==> flow/design.v <==
module ari_unit #(parameter width =16,parameter MSB=32)  
(      input      [width-1:0] A,
       input      [width-1:0] B,
       input                  clk,
       input                  rest,
       input      [1:0]       alu_fun,
       input                  ari_EN,
       output reg [width-1:0] ari_out,  
       output reg             carry_out,
       output reg             ari_flag
       );
       reg  [width-1:0] ari_out_reg;  
 always @(posedge clk or negedge rest)  
       begin 
         if(!rest)
        ari_out <='b0;
      else
          ari_out <=ari_out_reg;
       end  
 always @(*)
      begin 
        carry_out=1'b0;
        ari_flag=1'b0;
        ari_out_reg='b0;
        if(ari_EN)
          begin
          case(alu_fun)    
          2'b00: begin
                 { carry_out,ari_out_reg}=A+B;
                  ari_flag=1'b1;
                  end 
          2'b01:begin
                {carry_out,ari_out_reg}=A-B;                  
                 ari_flag=1'b1;
                end                               
          2'b10:begin
                ari_out_reg=A*B;
                ari_flag=1'b1;
                end                                 
          2'b11:begin
                if(B=='b0)
                  ari_out_reg={width{1'b1}};  
                else
                  ari_out_reg=A/B;
                ari_flag=1'b1;
               end                   
          default: ari_out_reg='b0; 
          endcase
        end  
        else
            begin
            ari_out_reg='b0;
            end   
      end
  endmodule   
module cmp_unit #(parameter width =16)  
(      input      [width-1:0] A,
       input      [width-1:0] B,
       input                  clk,
       input                  rest,
       input      [1:0]       alu_fun,
       input                  cmp_EN,
       output reg [width-1:0] cmp_out,
       output reg             cmp_flag
       );
       reg [width-1:0]  cmp_out_reg; 
 always @(posedge clk or negedge rest)   
       begin 
         if(!rest)
        cmp_out <='b0;
      else
          cmp_out <=cmp_out_reg;
       end  
 always @(*)
      begin 
        cmp_flag=1'b0;
        cmp_out_reg=1'b0;
        if(cmp_EN)
          begin
              case(alu_fun)    
              2'b00: begin
                        cmp_out_reg='b0;
                        cmp_flag=1'b1;
                     end                                       
              2'b01:begin
                     if(A==B)
                       begin
                        cmp_out_reg='b1;
                        cmp_flag=1'b1;
                       end 
                      else
                        begin
                        cmp_out_reg='b0;
                        end
                    end
              2'b10:begin
                     if(A>B)
                       begin
                        cmp_out_reg='b10;
                        cmp_flag=1'b1;
                       end 
                      else
                        begin
                        cmp_out_reg='b0;
                        end
                    end
              2'b11:begin
                     if(A<B)
                       begin
                        cmp_out_reg='b11;
                        cmp_flag=1'b1;
                       end 
                      else
                        begin
                        cmp_out_reg='b0;
                        end
                    end
              default: cmp_out_reg='b0; 
              endcase
       end        
       else
          begin
          cmp_out_reg='b0;
          end 
      end
  endmodule   
module log_unit #(parameter width =16)  
(      input      [width-1:0] A,
       input      [width-1:0] B,
       input                  clk,
       input                  rest,
       input      [1:0]       alu_fun,
       input                  log_EN,
       output reg [width-1:0] log_out,
       output reg             log_flag
       );
       reg  [width-1:0] log_out_reg; 
 always @(posedge clk or negedge rest)   
       begin 
         if(!rest)
        log_out <=1'b0;
      else
          log_out <=log_out_reg;
       end  
 always @(*)
      begin 
        log_flag=1'b0;
        log_out_reg='b0;
        if(log_EN)
        begin  
             case(alu_fun)    
             2'b00: begin                    
                        log_out_reg=A&B;
                        log_flag=1'b1;
                    end                                     
            2'b01:begin     
                        log_out_reg=A|B;
                        log_flag=1'b1;
                   end     
            2'b10:begin                  
                        log_out_reg=~(A&B);
                        log_flag=1'b1;
                  end                    
           2'b11:begin           
                        log_out_reg=~(A|B);
                        log_flag=1'b1;
                 end                  
           default: log_out_reg='b0; 
          endcase  
        end
        else
            begin
            log_out_reg='b0;
            end
      end      
  endmodule   
module shift_unit #(parameter width =16)  
(      input      [width-1:0] A,
       input      [width-1:0] B,
       input                  clk,
       input                  rest,
       input      [1:0]       alu_fun,
       input                  shift_EN,
       output reg [(width*2)-1:0] shift_out,
       output reg             shift_flag
       );
       reg  [(width*2)-1:0]  shift_out_reg; 
 always @(posedge clk or negedge rest)   
       begin 
         if(!rest)
        shift_out <='b0;
      else
          shift_out <=shift_out_reg;
       end  
 always @(*)
      begin 
        shift_flag=1'b0;
        shift_out_reg='b0;
        if(shift_EN)
          begin
          case(alu_fun)    
              2'b00:begin              
                        shift_out_reg=A>>1;
                        shift_flag=1'b1;
                    end                                   
              2'b01:begin
                        shift_out_reg=A<<1;
                        shift_flag=1'b1;
                    end                 
              2'b10:begin
                        shift_out_reg=B>>1;
                        shift_flag=1'b1;
                    end 
              2'b11:begin   
                        shift_out_reg=B<<1;
                        shift_flag=1'b1;
                    end 
             default: shift_out_reg='b0; 
             endcase  
          end
          else
             begin
             shift_out_reg='b0;
             end
      end       
  endmodule   
module dec_unit   
(     
       input           [1:0]     alu_fun,
       output    reg             ari_EN,
       output    reg             log_EN,
       output    reg             cmp_EN,
       output    reg             shift_EN
       );
 always @(*)  
       begin 
       ari_EN=1'b0;
       log_EN=1'b0;
       cmp_EN=1'b0;
       shift_EN=1'b0;
       casex(alu_fun)
         2'b00:ari_EN=1'b1;
         2'b11:shift_EN=1'b1;
         2'b10:cmp_EN=1'b1;
         2'b01:log_EN=1'b1;
         default: begin
                   ari_EN=1'b0;
                   log_EN=1'b0;
                   cmp_EN=1'b0;
                   shift_EN=1'b0;
                  end
       endcase           
       end         
endmodule 
module ALU_TOP #(parameter wid =16,parameter MB=32)   
  (
   input  wire [wid-1:0] A,
   input  wire [wid-1:0] B,
   input  wire [3:0]     alu_fun,
   input  wire           clk,
   input  wire           rest,
   output wire  [wid-1:0]  ari_out,   
   output wire            carry_out,
   output wire            ari_flag,
   output wire  [wid-1:0] log_out,
   output wire            log_flag,
   output wire  [wid-1:0] cmp_out,
   output wire            cmp_flag,
   output wire  [wid-1:0] shift_out,
   output wire            shift_flag
   ); 
  wire  AR_EN,LO_EN,CM_EN,SH_EN; 
  wire [1:0]  ms,ls;
  assign ms=alu_fun[1:0];
  assign ls=alu_fun[3:2];
  ari_unit U_arithmatic (
  .A(A),
  .B(B),
  .clk(clk),
  .rest(rest),
  .alu_fun(ms),
  .ari_EN(AR_EN),
  .ari_out(ari_out),
  .carry_out(carry_out),
  .ari_flag(ari_flag)
  );
  cmp_unit U_compare (
  .A(A),
  .B(B),
  .clk(clk),
  .rest(rest),
  .alu_fun(ms),
  .cmp_EN(CM_EN),
  .cmp_out(cmp_out),
  .cmp_flag(cmp_flag)
  );
  log_unit U_logic (
  .A(A),
  .B(B),
  .clk(clk),
  .rest(rest),
  .alu_fun(ms),
  .log_EN(LO_EN),
  .log_out(log_out),
  .log_flag(log_flag)
  );
  shift_unit U_shift (
  .A(A),
  .B(B),
  .clk(clk),
  .rest(rest),
  .alu_fun(ms),
  .shift_EN(SH_EN),
  .shift_out(shift_out),
  .shift_flag(shift_flag)
  );
  dec_unit U_decoder (
  .alu_fun(ls),
  .cmp_EN(CM_EN),
  .ari_EN(AR_EN),
  .shift_EN(SH_EN),
  .log_EN(LO_EN)
  );
endmodule 
Reports on ALU_TOP
The steps from the RTL of ALU_TOP to its reports follow in flow order.
Line numbers count from 1 in the design file above.
Operators: Yosys type, input widths -> output width; for muxes data width and select width s.
A cell with -- has no value.

design
  design top = ALU_TOP
  clock input = clk
  library = sky130hd
  timing corner = tt_025C_1v80

Elaborated design
Yosys after proc, flatten, opt, wreduce and memory -nomap, before mapping. Enables and synchronous resets that opt folds into registers are not counted as muxes. Memory bits, and registers merged into a memory's read port (data or address), are not among the register bits. Print and check cells are not counted.

word-level totals
  flip-flop bits (word level) = 64
  input bits = 38
  output and inout bits = 69
  elaborated cells = 57

operators by class
  $add $sub $neg = 2
  multiply operators = 1
  div/mod/pow operators = 1
  $lt $le $gt $ge = 2
  eq/ne operators = 7
  multiplexer cells = 27
  bitwise gates (word level) = 4
  reductions and logical operators = 9

operators by type and width
  kind                count
  $div 16x16->16      1
  $mul 16x16->16      1
  $pmux 16 s4         4
  $mux 16             5
  $not 16->16         2
  $add 16x16->17      1
  $sub 16x16->17      1
  $gt 16x16->1        1
  $lt 16x16->1        1
  $eq 16x16->1        1
  $and 16x16->16      1
  $or 16x16->16       1
  $logic_not 16->1    1
  $reduce_or 3->1     4
  $mux 1              10
  $eq 2x2->1 const B  4
  $pmux 1 s2          4
  $eq 2x1->1 const B  2
  $logic_not 2->1     2
  $reduce_or 4->1     1
  $pmux 1 s4          1
  $mux 2              2
  $pmux 1 s3          1
  $reduce_or 2->1     1

Logic depth
Yosys ltp: most cells in a row. Word level: on the elaborated netlist, between registers, memories and ports. Mapped: between sequential cells and ports; inverters and the memories' decode and read muxes count.

depth
  depth in word-level cells = 4
  ABC_AREA = 1
  mapped depth = 229
  mapped depth without buffers = 226

Synthesis result
The flow's flattened synthesis, as Yosys stat reports it; memories are mapped. The netlist is that of the ABC_AREA named above (0 if unset); the other value can give another one.
Totals and module areas in this step are rounded.

mapped netlist
  standard cells after synthesis = 2,344
  mapped area = 15,400 um2
  sequential area = 1,250 um2
  mapped flip-flops = 50
  buffer cells = 91

cell types
  cell                       count  area in all (um2)
  sky130_fd_sc_hd__ha_1      236    2.95E+03
  sky130_fd_sc_hd__nand2_1   564    2,117.03
  sky130_fd_sc_hd__fa_1      82     1.64E+03
  sky130_fd_sc_hd__inv_1     406    1.52E+03
  sky130_fd_sc_hd__dfrtp_1   50     1,251.2
  sky130_fd_sc_hd__a21oi_1   141    705.677
  sky130_fd_sc_hd__nand3_1   130    650.624
  sky130_fd_sc_hd__o21ai_0   114    570.547
  sky130_fd_sc_hd__xor2_1    40     350.336
  sky130_fd_sc_hd__nor2_1    93     349.085
  sky130_fd_sc_hd__xnor2_1   35     306.544
  sky130_fd_sc_hd__nand2_2   48     300.288
  sky130_fd_sc_hd__or2_2     44     275.264
  sky130_fd_sc_hd__nand3_2   27     270.259
  sky130_fd_sc_hd__clkbuf_1  55     206.448
  sky130_fd_sc_hd__and2_1    27     168.912
  sky130_fd_sc_hd__buf_4     18     135.13
  sky130_fd_sc_hd__nor3_1    26     130.125

Other cell types: 45; their cells: 208.

Path before layout
OpenSTA on the mapped netlist: ideal clock, no wires. The path of least setup slack (recovery checks aside). Input and output delay are each 20% of the period. Register names are those of the netlist, which keeps one name where synthesis merged equal registers.

timing path after synthesis
  path kind = input-to-reg
  start point = in B[0]
  end point = reg U_arithmatic.ari_out[0]
  clock period = 35,000 ps
  external input delay = 7,000 ps
  time at the first pin = 7,000 ps
  arrival = 29,266 ps
  data required time = 34,880 ps
  slack = 5,614 ps
  path delay = 22,386 ps
  driving pins on the path = 219
  buffers on the path = 5
  synthesis period reached = 29,386 ps

"path delay" = arrival - input delay + setup time.
"driving pins on the path": output pins that drive a net of the path, with the launching flip-flop's if there is one; two outputs of one cell count as two.
"synthesis period reached" is the clock period less the worst setup slack; recovery checks do not enter. This is arithmetic on one report: input and output delays are still those of the set period (20% each).
The rows between start and end are the longest chain of elaborated cells between them; the timing report does not say that the signal goes this way. Where chains are equally long, one stands for them.
A line is the first line of the expression or statement that the cell stems from. Yosys adds cells for indexed reads and writes and turns some case tables into memories.

on the way, after synthesis
  path through = sky130_fd_sc_hd__inv_1 sky130_fd_sc_hd__ha_1 sky130_fd_sc_hd__inv_1 sky130_fd_sc_hd__nor2_1 sky130_fd_sc_hd__nand2_1 sky130_fd_sc_hd__nor2_1 sky130_fd_sc_hd__o21ai_1 sky130_fd_sc_hd__nand3_1 sky130_fd_sc_hd__nand2_1 sky130_fd_sc_hd__inv_1 sky130_fd_sc_hd__ha_1 sky130_fd_sc_hd__nand2_1 sky130_fd_sc_hd__nand2_1 sky130_fd_sc_hd__nor2_1 sky130_fd_sc_hd__nor2_1 sky130_fd_sc_hd__nand2_1 sky130_fd_sc_hd__clkinv_1 sky130_fd_sc_hd__o21ai_1 (+183 left out) sky130_fd_sc_hd__o21ai_0 sky130_fd_sc_hd__ha_1 sky130_fd_sc_hd__a21boi_0 sky130_fd_sc_hd__o21a_1 sky130_fd_sc_hd__o21ai_0 sky130_fd_sc_hd__nand2_1 sky130_fd_sc_hd__nand2_1 sky130_fd_sc_hd__nand2_1 sky130_fd_sc_hd__nand2_1 sky130_fd_sc_hd__nand2_1 sky130_fd_sc_hd__nand2_1 sky130_fd_sc_hd__nand2_1 sky130_fd_sc_hd__a21oi_1 sky130_fd_sc_hd__o211ai_1 sky130_fd_sc_hd__a41oi_1 sky130_fd_sc_hd__nor3_1 sky130_fd_sc_hd__o21ai_0 sky130_fd_sc_hd__inv_1
  length of the longest elaborated chain = 4
  elaborated cells on any way between the ends = 8
  RTL lines with such cells = 7
  classes of those cells = add/sub (2); mul (1); div (1); mux (3); reduce/logical (1)

ends and longest elaborated chain, after synthesis
  item            RTL line  text
  from (decl)     258       input  wire [wid-1:0] B,
  $div 16x16->16  44        ari_out_reg=A/B;
  $mux 16         41        if(B=='b0)
  $pmux 16 s4     27        case(alu_fun)
  $mux 16         25        if(ari_EN)
  to (assign)     16        ari_out <='b0;
  to (assign)     18        ari_out <=ari_out_reg;
  to (decl)       8         output reg [width-1:0] ari_out,

Worst path after layout
From the final timing report of flow run B: the path of least setup slack in the routed layout; clock arrival at registers is part of the times.
The report prints the path's times to 10 ps; the period is as set.

timing path post-layout
  path kind = input-to-reg
  start point = in A[11]
  end point = reg U_arithmatic.ari_out[0]
  clock period = 29,500 ps
  external input delay = 5,900 ps
  time at the first pin = 5,900 ps
  arrival = 31,010 ps
  data required time = 29,690 ps
  slack = -1,320 ps
  driving pins on the path = 210
  buffers on the path = 7

The rows between start and end are the longest chain of elaborated cells between them; the timing report does not say that the signal goes this way. Where chains are equally long, one stands for them.

on the way, post-layout
  path through = sky130_fd_sc_hd__dlymetal6s2s_1 sky130_fd_sc_hd__inv_1 sky130_fd_sc_hd__nand2_1 sky130_fd_sc_hd__nor2_4 sky130_fd_sc_hd__nand2_1 sky130_fd_sc_hd__nor2_1 sky130_fd_sc_hd__nand2_1 sky130_fd_sc_hd__nand2_1 sky130_fd_sc_hd__nand2_1 sky130_fd_sc_hd__nand2_2 sky130_fd_sc_hd__inv_2 sky130_fd_sc_hd__ha_4 sky130_fd_sc_hd__nand2_4 sky130_fd_sc_hd__nand2_2 sky130_fd_sc_hd__nor2_1 sky130_fd_sc_hd__nor2_1 sky130_fd_sc_hd__nand2_1 sky130_fd_sc_hd__inv_2 (+174 left out) sky130_fd_sc_hd__a21oi_1 sky130_fd_sc_hd__o21bai_1 sky130_fd_sc_hd__nand2_1 sky130_fd_sc_hd__nand2_1 sky130_fd_sc_hd__a21oi_2 sky130_fd_sc_hd__o21ai_1 sky130_fd_sc_hd__or2_2 sky130_fd_sc_hd__nand3_1 sky130_fd_sc_hd__nand2_1 sky130_fd_sc_hd__ha_1 sky130_fd_sc_hd__nand2_1 sky130_fd_sc_hd__inv_1 sky130_fd_sc_hd__nand3_1 sky130_fd_sc_hd__nand4_1 sky130_fd_sc_hd__a41oi_2 sky130_fd_sc_hd__nor3_1 sky130_fd_sc_hd__o21ai_1 sky130_fd_sc_hd__inv_1
  length of the longest elaborated chain = 4
  elaborated cells on any way between the ends = 4
  RTL lines with such cells = 4
  classes of those cells = div (1); mux (3)

ends and longest elaborated chain, post-layout
  item            RTL line  text
  from (decl)     257       input  wire [wid-1:0] A,
  $div 16x16->16  44        ari_out_reg=A/B;
  $mux 16         41        if(B=='b0)
  $pmux 16 s4     27        case(alu_fun)
  $mux 16         25        if(ari_EN)
  to (assign)     16        ari_out <='b0;
  to (assign)     18        ari_out <=ari_out_reg;
  to (decl)       8         output reg [width-1:0] ari_out,

Memo
Re: implementation data of ALU_TOP

Top module ALU_TOP; platform sky130hd; tools Yosys and OpenROAD; 2 stored runs in no particular order. Input and output delays are each 20% of the period that was set; the output load is 0.01 pF.
"achieved clock period" is the run's clock period less its worst setup slack. It is reckoned from that one timing run; input and output delays stay at 20% of the period that was set.
"worst setup path time": the worst setup path's part of the clock period (all of it between registers, 20% less for each end at a port) less its slack. A launch clock that arrives late makes it longer, a capture clock that arrives late makes it shorter.
"power" rests on the timing tool's default activity at the inputs, not on a simulated workload.
"worst setup path time" is given in steps of 10 ps.
Values from the reports are rounded here.

Flow run A
==> flow/run.sh <==
#!/bin/bash
# the make line also repeats the synthesis and layout settings of config.mk as NAME=value (left out here)
make -C /OpenROAD-flow-scripts/flow DESIGN_CONFIG=/design/flow/config.mk WORK_HOME=/design/flow/orfs CLKGATE_MAP_FILE= finish
==> flow/config.mk <==
export PLATFORM = sky130hd
export DESIGN_NAME = ALU_TOP
export DESIGN_NICKNAME = ALU_TOP
export VERILOG_FILES = /design/flow/design.v
export SDC_FILE = /design/flow/constraint.sdc
export NUM_CORES = 4
export LEC_CHECK = 0
export ABC_AREA = 1
export CAP_MARGIN = 20
export CELL_PAD_IN_SITES_GLOBAL_PLACEMENT = 1
export CORE_ASPECT_RATIO = 1.12
export CORE_MARGIN = 2
export CORE_UTILIZATION = 63
export CTS_CLUSTER_DIAMETER = 196
export CTS_CLUSTER_SIZE = 68
export GPL_TIMING_DRIVEN = 0
export MAX_ROUTING_LAYER = met5
export PLACE_DENSITY = 0.5
export SETUP_SLACK_MARGIN = -0.4
export SLEW_MARGIN = 20
export TNS_END_PERCENT = 65
==> flow/constraint.sdc <==
create_clock -name core_clock -period 29.5 [get_ports {clk}]
set_input_delay 5.9000 -clock core_clock [delete_from_list [all_inputs] [get_ports {clk}]]
set_output_delay 5.9000 -clock core_clock [all_outputs]
set_load 0.01 [all_outputs]

==> results of flow run A <==
did not finish, placement stopped with GPL-0301

Flow run B
==> flow/run.sh <==
#!/bin/bash
# the make line also repeats the synthesis and layout settings of config.mk as NAME=value (left out here)
make -C /OpenROAD-flow-scripts/flow DESIGN_CONFIG=/design/flow/config.mk WORK_HOME=/design/flow/orfs CLKGATE_MAP_FILE= finish
==> flow/config.mk <==
export PLATFORM = sky130hd
export DESIGN_NAME = ALU_TOP
export DESIGN_NICKNAME = ALU_TOP
export VERILOG_FILES = /design/flow/design.v
export SDC_FILE = /design/flow/constraint.sdc
export NUM_CORES = 4
export LEC_CHECK = 0
export ABC_AREA = 1
export CAP_MARGIN = 20
export CORE_ASPECT_RATIO = 1.12
export CORE_MARGIN = 6
export CORE_UTILIZATION = 63
export CTS_CLUSTER_DIAMETER = 196
export CTS_CLUSTER_SIZE = 68
export MAX_ROUTING_LAYER = met5
export PLACE_DENSITY = 0.5
export SETUP_SLACK_MARGIN = -0.4
export SLEW_MARGIN = 20
export TNS_END_PERCENT = 90
==> flow/constraint.sdc <==
create_clock -name core_clock -period 29.5 [get_ports {clk}]
set_input_delay 5.9000 -clock core_clock [delete_from_list [all_inputs] [get_ports {clk}]]
set_output_delay 5.9000 -clock core_clock [all_outputs]
set_load 0.01 [all_outputs]

==> results of flow run B <==
chip area after synthesis (Yosys): 15,400 um2
die area: 28,400 um2
standard-cell area of the final layout: 19,800 um2
utilization: 82.2 %
worst setup slack after layout: -1,320 ps
total negative slack: -1,320 ps
power: 827 uW
achieved clock period: 30,816 ps
worst setup path time: 24,920 ps
worst setup path kind: input-to-reg
